==> flow/design.v <==
module processor(
input   clk,
input   rst,
input   inst_valid,
input   [63:0] p_rdata,
output  reg [31:0] p_wdata,
output  reg done
    );
parameter IDLE = 0;
parameter INST = 1;
parameter ADD  = 2;
parameter SUB  = 3;
parameter MUL  = 4;
parameter TRAN = 5;
parameter DET  = 6;
parameter DONE = 7;
reg [2:0] state,n_state;
reg [4:0] inst;
reg  [6:0] A_0,A_1,A_2,A_3,B_0,B_1,B_2,B_3;
always@(posedge clk or posedge rst) begin
    if(rst) begin
        state <= 0;
    end
    else begin
        state <= n_state;
    end
end
always@(*) begin
    case(state)
    IDLE:begin
        n_state =(inst_valid == 1)? INST : IDLE; 
    end
    INST:begin
        case(inst)
            5'b00001:   n_state = ADD;
            5'b00010:   n_state = SUB;
            5'b00100:   n_state = MUL;
            5'b01000:   n_state = TRAN;
            5'b10000:   n_state = DET;
            default:     n_state = IDLE;
        endcase
    end
    ADD:begin
        n_state = DONE;
    end
    SUB:begin
        n_state = DONE;
    end
    MUL:begin
        n_state = DONE;
    end
    TRAN:begin
        n_state = DONE;
    end
    DET:begin
        n_state = DONE;
    end
    DONE:begin
        n_state = IDLE;
    end
    default:begin
        n_state = IDLE;
    end
    endcase
end
always@(posedge clk) begin
    case(state)
    IDLE:begin
         p_wdata <= 0;
         done    <= 0;
         inst <= (inst_valid == 1)? p_rdata[60:56] : 5'd0;
         A_0  <= (inst_valid == 1)? p_rdata[6:0] : 7'd0;
         A_1  <= (inst_valid == 1)? p_rdata[13:7] : 7'd0;
         A_2  <= (inst_valid == 1)? p_rdata[20:14] : 7'd0;
         A_3  <= (inst_valid == 1)? p_rdata[27:21] : 7'd0;
         B_0  <= (inst_valid == 1)? p_rdata[34:28] : 7'd0;
         B_1  <= (inst_valid == 1)? p_rdata[41:35] : 7'd0;
         B_2  <= (inst_valid == 1)? p_rdata[48:42] : 7'd0;
         B_3  <= (inst_valid == 1)? p_rdata[55:49] : 7'd0;
    end
    INST:begin
    end
    ADD:begin
        p_wdata[6:0]   <= A_0 + B_0;
        p_wdata[13:7]  <= A_1 + B_1;
        p_wdata[20:14] <= A_2 + B_2;
        p_wdata[27:21] <= A_3 + B_3;
        p_wdata[31:28] <= 4'd0;
        done <= 1;
    end
    SUB:begin
        p_wdata[6:0]   <= A_0 - B_0;
        p_wdata[13:7]  <= A_1 - B_1;
        p_wdata[20:14] <= A_2 - B_2;
        p_wdata[27:21] <= A_3 - B_3;
        p_wdata[31:28] <= 4'd0;
        done <= 1;
    end
    MUL:begin
        p_wdata[6:0]     <= (A_0 * B_0) + (A_1 * B_2);
        p_wdata[13:7]    <= (A_0 * B_1) + (A_1 * B_3);
        p_wdata[20:14]   <= (A_2 * B_0) + (A_3 * B_2);
        p_wdata[27:21]   <= (A_2 * B_1) + (A_3 * B_3);
        p_wdata[31:28] <= 4'd0;
        done <= 1;
    end
    TRAN:begin
        p_wdata[6:0]     <= A_0;
        p_wdata[13:7]    <= A_2;
        p_wdata[20:14]   <= A_1;
        p_wdata[27:21]   <= A_3; 
        p_wdata[31:28] <= 4'd0;
        done <= 1;
    end
    DET:begin
        p_wdata[6:0]     <= (A_0 * A_3) - (A_1 * A_2);
        p_wdata[31:6] <= 25'd0;
        done <= 1;
    end
    DONE:begin
        done <= 0;
    end
    default:begin
        p_wdata <= 0;
        done    <= 0;
    end
    endcase
end
endmodule
module controller(
input clk,
input rst,
input done,
input  [31:0] p_wdata,
input  [31:0] b_rdata,
output reg [31:0] b_wdata,
output [63:0] p_rdata,
output reg [31:0] addr,
output reg inst_valid,
output reg [3:0] we,
output reg en
    );
parameter bram_base_addr   = 32'h00000000;  
parameter result_base_addr   =  32'h00000000 ; 
parameter RESET_1     = 0;
parameter RESET_2     = 1;
parameter IDLE      = 2;
parameter R_BEGIN_1 = 3;
parameter R_BEGIN_2 = 4;
parameter READ_1    = 5;
parameter READ_2    = 6;
parameter READ_3    = 7;
parameter READ_4    = 8;
parameter WAIT      = 9;
parameter WRITE_1   = 10;
parameter WRITE_2   = 11;
reg [31:0] data1,data2;
reg start;
reg [3:0]  state,n_state;
reg [31:0] counter_r,counter_w;
reg [31:0] count,count_goal;
assign   p_rdata = {data2,data1};
always@(posedge clk or posedge rst) begin
    if(rst) begin
        state <= RESET_1;
    end
    else begin
        state <= n_state;
    end
end
always@(*) begin
    case(state)
        RESET_1:begin
            n_state = RESET_2;
        end
        RESET_2:begin
            n_state = (count == count_goal)? IDLE : RESET_2;
        end
        IDLE:begin
            n_state = (start)? READ_1 : R_BEGIN_1;
        end
        R_BEGIN_1:begin
             n_state = R_BEGIN_2;
        end
        R_BEGIN_2:begin
             n_state = IDLE;
        end
        READ_1:begin
            n_state = READ_2;
        end
        READ_2:begin
            n_state = READ_3;
        end
        READ_3:begin
            n_state = READ_4;
        end
        READ_4:begin
            n_state = WAIT;
        end
        WAIT:begin
            n_state = (done)? WRITE_1 : WAIT;
        end
        WRITE_1:begin
            n_state = WRITE_2;
        end
        WRITE_2:begin
            n_state = IDLE;
        end 
        default: begin
            n_state = IDLE;
        end 
    endcase
end
always@(posedge clk) begin
    case(state)
        RESET_1:begin
            inst_valid <= 0;
            counter_r    <= 32'd4;
            counter_w    <= 32'd40;
            addr       <= 0;
            we         <= 4'h0;
            en         <= 0;
            start      <= 0;
            data1      <= 0;
            data2      <= 0;
            count      <= 0;
            count_goal <=15; 
            b_wdata    <= 0;
        end 
        RESET_2:begin
            en         <= (count == count_goal)? 1:0;
            count      <= (count == count_goal)? 0 : count +1;
        end
        IDLE:begin
            addr <= (start)? bram_base_addr + counter_r : bram_base_addr;
            we   <= 0;
        end
        R_BEGIN_1:begin
             addr <= addr;
        end
        R_BEGIN_2:begin
              start <= (b_rdata[31] == 1)? 1:0;
        end
        READ_1:begin
            addr <= addr;
            counter_r <= counter_r + 32'd4;
        end
        READ_2:begin
            data1  <= b_rdata;
            addr <= bram_base_addr + counter_r;
        end
        READ_3:begin
            addr <= addr;
            counter_r <= counter_r + 32'd4;
        end
        READ_4:begin
            data2  <= b_rdata;
            counter_r <= counter_r + 32'd4;
        end
        WAIT:begin
            inst_valid <= 1;
            b_wdata    <= (done == 1)? p_wdata : 0;
        end
        WRITE_1:begin
            inst_valid <= 0;
            addr <= result_base_addr + counter_w;
            we   <= 4'hf;
        end
        WRITE_2:begin
            counter_w    <= counter_w + 32'd4;
            we   <= 4'hf;
            start <= 0;
        end 
        default: begin
            inst_valid <= 0;
            counter_r    <= 32'd4;
            counter_w    <= 32'd40;
            addr       <= 0;
            we         <= 4'h0;
            en         <= 0;
            start      <= 0;
            data1      <= 0;
            data2      <= 0;
            count      <= 0;
            count_goal <=15; 
            b_wdata    <= 0;
        end 
    endcase
end
endmodule
`timescale 1ns / 1ps
module top(
input clk,
input rst,
input  [31:0] b_rdata,
output [31:0] b_wdata,
output [31:0] addr,
output [3:0] we,
output en,
output rstout
    );
wire inst_valid;
wire [63:0] p_rdata;
wire [31:0] p_wdata;
wire done;
assign rstout = ~rst;
processor po(
        .clk(clk),
        .rst(rstout),
        .inst_valid(inst_valid),
        .p_rdata(p_rdata),
        .p_wdata(p_wdata),
        .done(done)
    );
controller co(
        .clk(clk),
        .rst(rstout),
        .done(done),
        .p_wdata(p_wdata),
        .b_rdata(b_rdata),
        .b_wdata(b_wdata),   
        .p_rdata(p_rdata),
        .addr(addr),
        .inst_valid(inst_valid),
        .we(we),
        .en(en)
    );
endmodule
* Reports on top
Tool output for the design above, in the order of the flow.
Lines are those of the file above, counted from 1.
Not given: --
- Design top :: top
- Clock port :: clk
- Cell library :: sky130hd
- Timing corner :: tt_025C_1v80

* Word level
Counts by Yosys on the flattened word-level netlist (proc, flatten, opt, wreduce; memories kept). Register bits leave out memories and registers merged into their read ports (data or address). Print and check cells are left out. Cells with the same type and inputs are merged into one.
- Elaborated cells :: 125
- Flip-flop bits (word level) :: 325
- Output and inout bits :: 70
- Muxes and demuxes :: 29
- Add/subtract/negate cells :: 16
- Bitwise gates (word level) :: 1
- Reductions and logical operators :: 20
- $mul :: 10
- Eq/ne operators :: 24
** Operators by type and width (count)
- multiplier 7 x 7 -> 7 bit :: 8
- parallel mux 32 bit (select 2 bit) :: 5
- parallel mux 32 bit (select 4 bit) :: 1
- parallel mux 7 bit (select 5 bit) :: 3
- multiplier 7 x 7 -> 6 bit :: 2
- adder 32 x 3 -> 32 bit (second input constant) :: 2
- two-way mux 32 bit :: 2
- parallel mux 29 bit (select 2 bit) :: 1
- adder 7 bit :: 8
- OR reduction 10 bit :: 5
- parallel mux 4 bit (select 10 bit) :: 1
- parallel mux 6 bit (select 6 bit) :: 1
- adder 32 x 1 -> 32 bit (second input constant) :: 1
- == test 32 x 4 -> 1 bit (second input constant) :: 1
- subtractor 7 bit :: 4
- two-way mux 28 bit :: 1
- OR reduction 8 bit :: 3
- OR reduction 9 bit :: 2
- == test 4 x 3 -> 1 bit (second input constant) :: 4
- == test 4 bit (second input constant) :: 4
- parallel mux 3 bit (select 5 bit) :: 1
- == test 3 bit (second input constant) :: 4
- parallel mux 3 bit (select 4 bit) :: 1
- == test 4 x 2 -> 1 bit (second input constant) :: 2
- parallel mux 4 bit (select 2 bit) :: 1
- parallel mux 1 bit (select 2 bit) :: 4
- OR reduction 2 bit :: 3
- == test 3 x 2 -> 1 bit (second input constant) :: 2
Other operator kinds: 20; their cells: 23.

* Depth
Longest topological path by Yosys (ltp), each cell counted once; first at word level (registers and memories cut), then after technology mapping (sequential cells cut; the memories' decode and read muxes count).
- Depth after elaboration :: 3
- ABC_AREA :: 1
- Mapped depth :: 28
- Mapped depth without buffers :: 26

* After synthesis
Yosys stat after the flow's synthesis: flattened, memories mapped to cells. It holds for the ABC_AREA given above (unset counts as 0); a run with the other value may have another netlist.
Totals and module areas in this step are rounded.
** Cell types
- sky130_fd_sc_hd__edfxtp_1 :: count 305, total area 9.16E+03 µm²
- sky130_fd_sc_hd__nand2_1 :: count 749, total area 2.81E+03 µm²
- sky130_fd_sc_hd__inv_1 :: count 679, total area 2.55E+03 µm²
- sky130_fd_sc_hd__ha_1 :: count 162, total area 2.03E+03 µm²
- sky130_fd_sc_hd__fa_1 :: count 101, total area 2.02E+03 µm²
- sky130_fd_sc_hd__xor2_1 :: count 65, total area 569.296 µm²
- sky130_fd_sc_hd__nor2_1 :: count 145, total area 544.272 µm²
- sky130_fd_sc_hd__nand3_1 :: count 105, total area 525.504 µm²
- sky130_fd_sc_hd__dfrtp_1 :: count 18, total area 450.432 µm²
- sky130_fd_sc_hd__a21oi_1 :: count 82, total area 410.394 µm²
- sky130_fd_sc_hd__xnor2_1 :: count 46, total area 402.886 µm²
- sky130_fd_sc_hd__o21ai_0 :: count 74, total area 370.355 µm²
- sky130_fd_sc_hd__clkbuf_1 :: count 56, total area 210.202 µm²
- sky130_fd_sc_hd__nand4_1 :: count 30, total area 187.68 µm²
- sky130_fd_sc_hd__buf_2 :: count 26, total area 130.125 µm²
- sky130_fd_sc_hd__nor3_1 :: count 26, total area 130.125 µm²
- sky130_fd_sc_hd__nor2_4 :: count 11, total area 123.869 µm²
- sky130_fd_sc_hd__o22ai_1 :: count 19, total area 118.864 µm²
Other cell types: 42; their cells: 166.
- Standard cells after synthesis :: 2865
- Flip-flop cells :: 325
- Mapped area :: 24000 µm²

* Timing after synthesis
Path of least setup slack by OpenSTA after synthesis, without wires, with an ideal clock, recovery checks aside; 20% of the period is set as input and as output delay. Where synthesis merged equal registers, the netlist keeps one of their names.
- Path kind :: register to register
- Start point :: reg po.A_0[1]
- End point :: reg po.p_wdata[6]
- Period :: 6.0 ns
- Path delay :: 5.602 ns
- Stages :: 29
- Arrival :: 5.346 ns
- Path buffers :: 2
- Time at the first pin :: 0.000 ns
- Required time :: 5.744 ns
- Path slack :: 0.398 ns
- Synthesis period reached :: 5.602 ns
"path delay" is the arrival time less input delay plus setup time.
"stages": output pins that drive a net of the path, with the launching flip-flop's if there is one; two outputs of one cell count as two.
"synthesis period reached" is the clock period less the worst setup slack; recovery checks do not enter. This is arithmetic on one report: input and output delays are still those of the set period (20% each).
The rows between start and end are the longest chain of elaborated cells between them; the timing report does not say that the signal goes this way. Where chains are equally long, one stands for them.
Each line given opens the expression or statement behind the cell; cells for indexed reads and writes are added by Yosys, which also makes memories of some case tables.
At most two assigning lines are given for a register; there are more.
- Path through :: sky130_fd_sc_hd__edfxtp_1 sky130_fd_sc_hd__clkbuf_1 sky130_fd_sc_hd__clkbuf_1 sky130_fd_sc_hd__nand2_1 sky130_fd_sc_hd__fa_1 sky130_fd_sc_hd__inv_1 sky130_fd_sc_hd__fa_1 sky130_fd_sc_hd__inv_1 sky130_fd_sc_hd__fa_1 sky130_fd_sc_hd__inv_1 sky130_fd_sc_hd__fa_1 sky130_fd_sc_hd__inv_1 sky130_fd_sc_hd__fa_1 sky130_fd_sc_hd__inv_1 sky130_fd_sc_hd__fa_1 sky130_fd_sc_hd__ha_1 sky130_fd_sc_hd__nand2_1 sky130_fd_sc_hd__inv_1 sky130_fd_sc_hd__nand4_1 sky130_fd_sc_hd__nand3_1 sky130_fd_sc_hd__nand2_1 sky130_fd_sc_hd__nand2_1 sky130_fd_sc_hd__inv_1 sky130_fd_sc_hd__nand2_1 sky130_fd_sc_hd__nand2_1 sky130_fd_sc_hd__inv_1 sky130_fd_sc_hd__nand2_1 sky130_fd_sc_hd__nand3_1 sky130_fd_sc_hd__a21oi_1
- Length of the longest elaborated chain :: 3
- Elaborated cells on any way between the ends :: 5
- Source lines of those cells :: 4
- Classes of those cells :: add/sub: 3; mul: 1; mux: 1
** Ends and longest elaborated chain, post-synthesis
- from (decl) :: RTL line 19 : reg  [6:0] A_0,A_1,A_2,A_3,B_0,B_1,B_2,B_3;
- from (assign) :: RTL line 72 : A_0  <= (inst_valid == 1)? p_rdata[6:0] : 7'd0;
- multiplier 7 x 7 -> 7 bit :: RTL line 100 : p_wdata[6:0]     <= (A_0 * B_0) + (A_1 * B_2);
- adder 7 bit :: RTL line 100
- parallel mux 1 bit (select 5 bit) :: RTL line 67 : case(state)
- to (assign) :: RTL line 84 : p_wdata[6:0]   <= A_0 + B_0;
- to (assign) :: RTL line 92 : p_wdata[6:0]   <= A_0 - B_0;
- to (decl) :: RTL line 6 : output  reg [31:0] p_wdata,

* Path in the finished layout
Path of least setup slack in the final report of run 1 (OpenROAD, finished layout, wires in). Where an end is a register, its clock arrival counts in the times.
- Path kind :: register to register
- Start point :: reg po.B_0[4]
- End point :: reg po.p_wdata[6]
- Path slack :: 0.17 ns
- Period :: 5.36 ns
- Arrival :: 5.57 ns
- Time at the first pin :: 0.62 ns
- Stages :: 28
- Required time :: 5.73 ns
- Path buffers :: 1
The rows between start and end are the longest chain of elaborated cells between them; the timing report does not say that the signal goes this way. Where chains are equally long, one stands for them.
At most two assigning lines are given for a register; there are more.
- Path through :: sky130_fd_sc_hd__edfxtp_1 sky130_fd_sc_hd__buf_6 sky130_fd_sc_hd__nand2_2 sky130_fd_sc_hd__inv_2 sky130_fd_sc_hd__fa_2 sky130_fd_sc_hd__inv_2 sky130_fd_sc_hd__fa_1 sky130_fd_sc_hd__inv_2 sky130_fd_sc_hd__fa_1 sky130_fd_sc_hd__inv_2 sky130_fd_sc_hd__fa_2 sky130_fd_sc_hd__inv_2 sky130_fd_sc_hd__fa_1 sky130_fd_sc_hd__fa_1 sky130_fd_sc_hd__ha_4 sky130_fd_sc_hd__nand2_2 sky130_fd_sc_hd__inv_2 sky130_fd_sc_hd__nand4_1 sky130_fd_sc_hd__nand3_1 sky130_fd_sc_hd__nand2_1 sky130_fd_sc_hd__nand2_2 sky130_fd_sc_hd__inv_2 sky130_fd_sc_hd__nand2_2 sky130_fd_sc_hd__nand2_2 sky130_fd_sc_hd__inv_2 sky130_fd_sc_hd__nand2_2 sky130_fd_sc_hd__nand3_2 sky130_fd_sc_hd__a21oi_2
- Length of the longest elaborated chain :: 3
- Elaborated cells on any way between the ends :: 5
- Source lines of those cells :: 4
- Classes of those cells :: add/sub: 3; mul: 1; mux: 1
** Ends and longest elaborated chain, post-layout
- from (decl) :: RTL line 19 : reg  [6:0] A_0,A_1,A_2,A_3,B_0,B_1,B_2,B_3;
- from (assign) :: RTL line 76 : B_0  <= (inst_valid == 1)? p_rdata[34:28] : 7'd0;
- multiplier 7 x 7 -> 7 bit :: RTL line 100 : p_wdata[6:0]     <= (A_0 * B_0) + (A_1 * B_2);
- adder 7 bit :: RTL line 100
- parallel mux 1 bit (select 5 bit) :: RTL line 67 : case(state)
- to (assign) :: RTL line 84 : p_wdata[6:0]   <= A_0 + B_0;
- to (assign) :: RTL line 92 : p_wdata[6:0]   <= A_0 - B_0;
- to (decl) :: RTL line 6 : output  reg [31:0] p_wdata,

Appendix: measured runs

Top module top; platform sky130hd; tools Yosys and OpenROAD; 5 stored runs in no particular order. Input and output delays are each 20% of the period that was set; the output load is 0.01 pF.
"time on the worst setup path" means the part of the period allowed to the worst setup path (the constraints hold back 20% at inputs and 20% at outputs) less its slack; where the path has registers, the arrival times of their clocks count too.
"power" rests on the timing tool's default activity at the inputs, not on a simulated workload.
Results are given in rounded form.

** Run 1
- Settings :: ABC_AREA=1; CAP_MARGIN=25; CELL_PAD_IN_SITES_GLOBAL_PLACEMENT=1; CORE_MARGIN=10; CORE_UTILIZATION=17; CTS_CLUSTER_DIAMETER=206; GPL_ROUTABILITY_DRIVEN=0; HOLD_SLACK_MARGIN=0.27; MAX_ROUTING_LAYER=met4; PLACE_DENSITY_LB_ADDON=0.17; SLEW_MARGIN=0; TNS_END_PERCENT=25; period_ns=5.36
- Die size :: 160,000 µm²
- Time on the worst setup path :: 5.19 ns
- Type of the worst setup path :: register to register
- Power :: 6.7 mW
- Lowest hold slack :: 0.41 ns
- Yosys chip area after synthesis :: 24,000 µm²
- Setup slack of the worst path :: 0.17 ns
- Utilization after layout :: 21 %
- Std-cell area (final layout) :: 30,000 µm²

** Run 2
- Settings :: CAP_MARGIN=15; CELL_PAD_IN_SITES_DETAIL_PLACEMENT=1; CELL_PAD_IN_SITES_GLOBAL_PLACEMENT=0; CORE_ASPECT_RATIO=1.76; CORE_MARGIN=9; CORE_UTILIZATION=22; CTS_CLUSTER_SIZE=28; HOLD_SLACK_MARGIN=0.03; MAX_ROUTING_LAYER=met4; MIN_ROUTING_LAYER=met2; SETUP_SLACK_MARGIN=-0.44; TNS_END_PERCENT=65; period_ns=6.0; SLEW_MARGIN=20
- Lowest hold slack :: 0.41 ns
- Setup slack of the worst path :: 0.26 ns
- Die size :: 110,000 µm²
- Std-cell area (final layout) :: 26,000 µm²
- Utilization after layout :: 26 %
- Power :: 5.2 mW
- Yosys chip area after synthesis :: 22,000 µm²
- Time on the worst setup path :: 5.74 ns
- Type of the worst setup path :: register to register

** Run 3
- Settings :: CAP_MARGIN=25; CORE_MARGIN=10; CORE_UTILIZATION=41; GPL_ROUTABILITY_DRIVEN=0; MAX_ROUTING_LAYER=met4; PLACE_DENSITY_LB_ADDON=0.17; period_ns=7.9; SLEW_MARGIN=20
- Utilization after layout :: 47 %
- Power :: 3.9 mW
- Die size :: 64,000 µm²
- Setup slack of the worst path :: 1.9 ns
- Yosys chip area after synthesis :: 22,000 µm²
- Std-cell area (final layout) :: 25,000 µm²
- Time on the worst setup path :: 6.02 ns
- Type of the worst setup path :: register to register
- Lowest hold slack :: 0.42 ns

** Run 4
- Settings :: SETUP_SLACK_MARGIN=-0.11; period_ns=5.68; CAP_MARGIN=20; CORE_MARGIN=2; CORE_UTILIZATION=40; SLEW_MARGIN=20
- Die size :: 57,000 µm²
- Yosys chip area after synthesis :: 22,000 µm²
- Std-cell area (final layout) :: 26,000 µm²
- Setup slack of the worst path :: 0.15 ns
- Lowest hold slack :: 0.41 ns
- Power :: 5.7 mW
- Time on the worst setup path :: 5.53 ns
- Type of the worst setup path :: register to register
- Utilization after layout :: 47 %

** Run 5
- Settings :: period_ns=5.68; CAP_MARGIN=20; CORE_MARGIN=2; CORE_UTILIZATION=40; SLEW_MARGIN=20
- Time on the worst setup path :: 5.43 ns
- Type of the worst setup path :: register to register
- Yosys chip area after synthesis :: 22,000 µm²
- Power :: 5.7 mW
- Lowest hold slack :: 0.41 ns
- Std-cell area (final layout) :: 26,000 µm²
- Die size :: 57,000 µm²
- Setup slack of the worst path :: 0.25 ns
- Utilization after layout :: 47 %
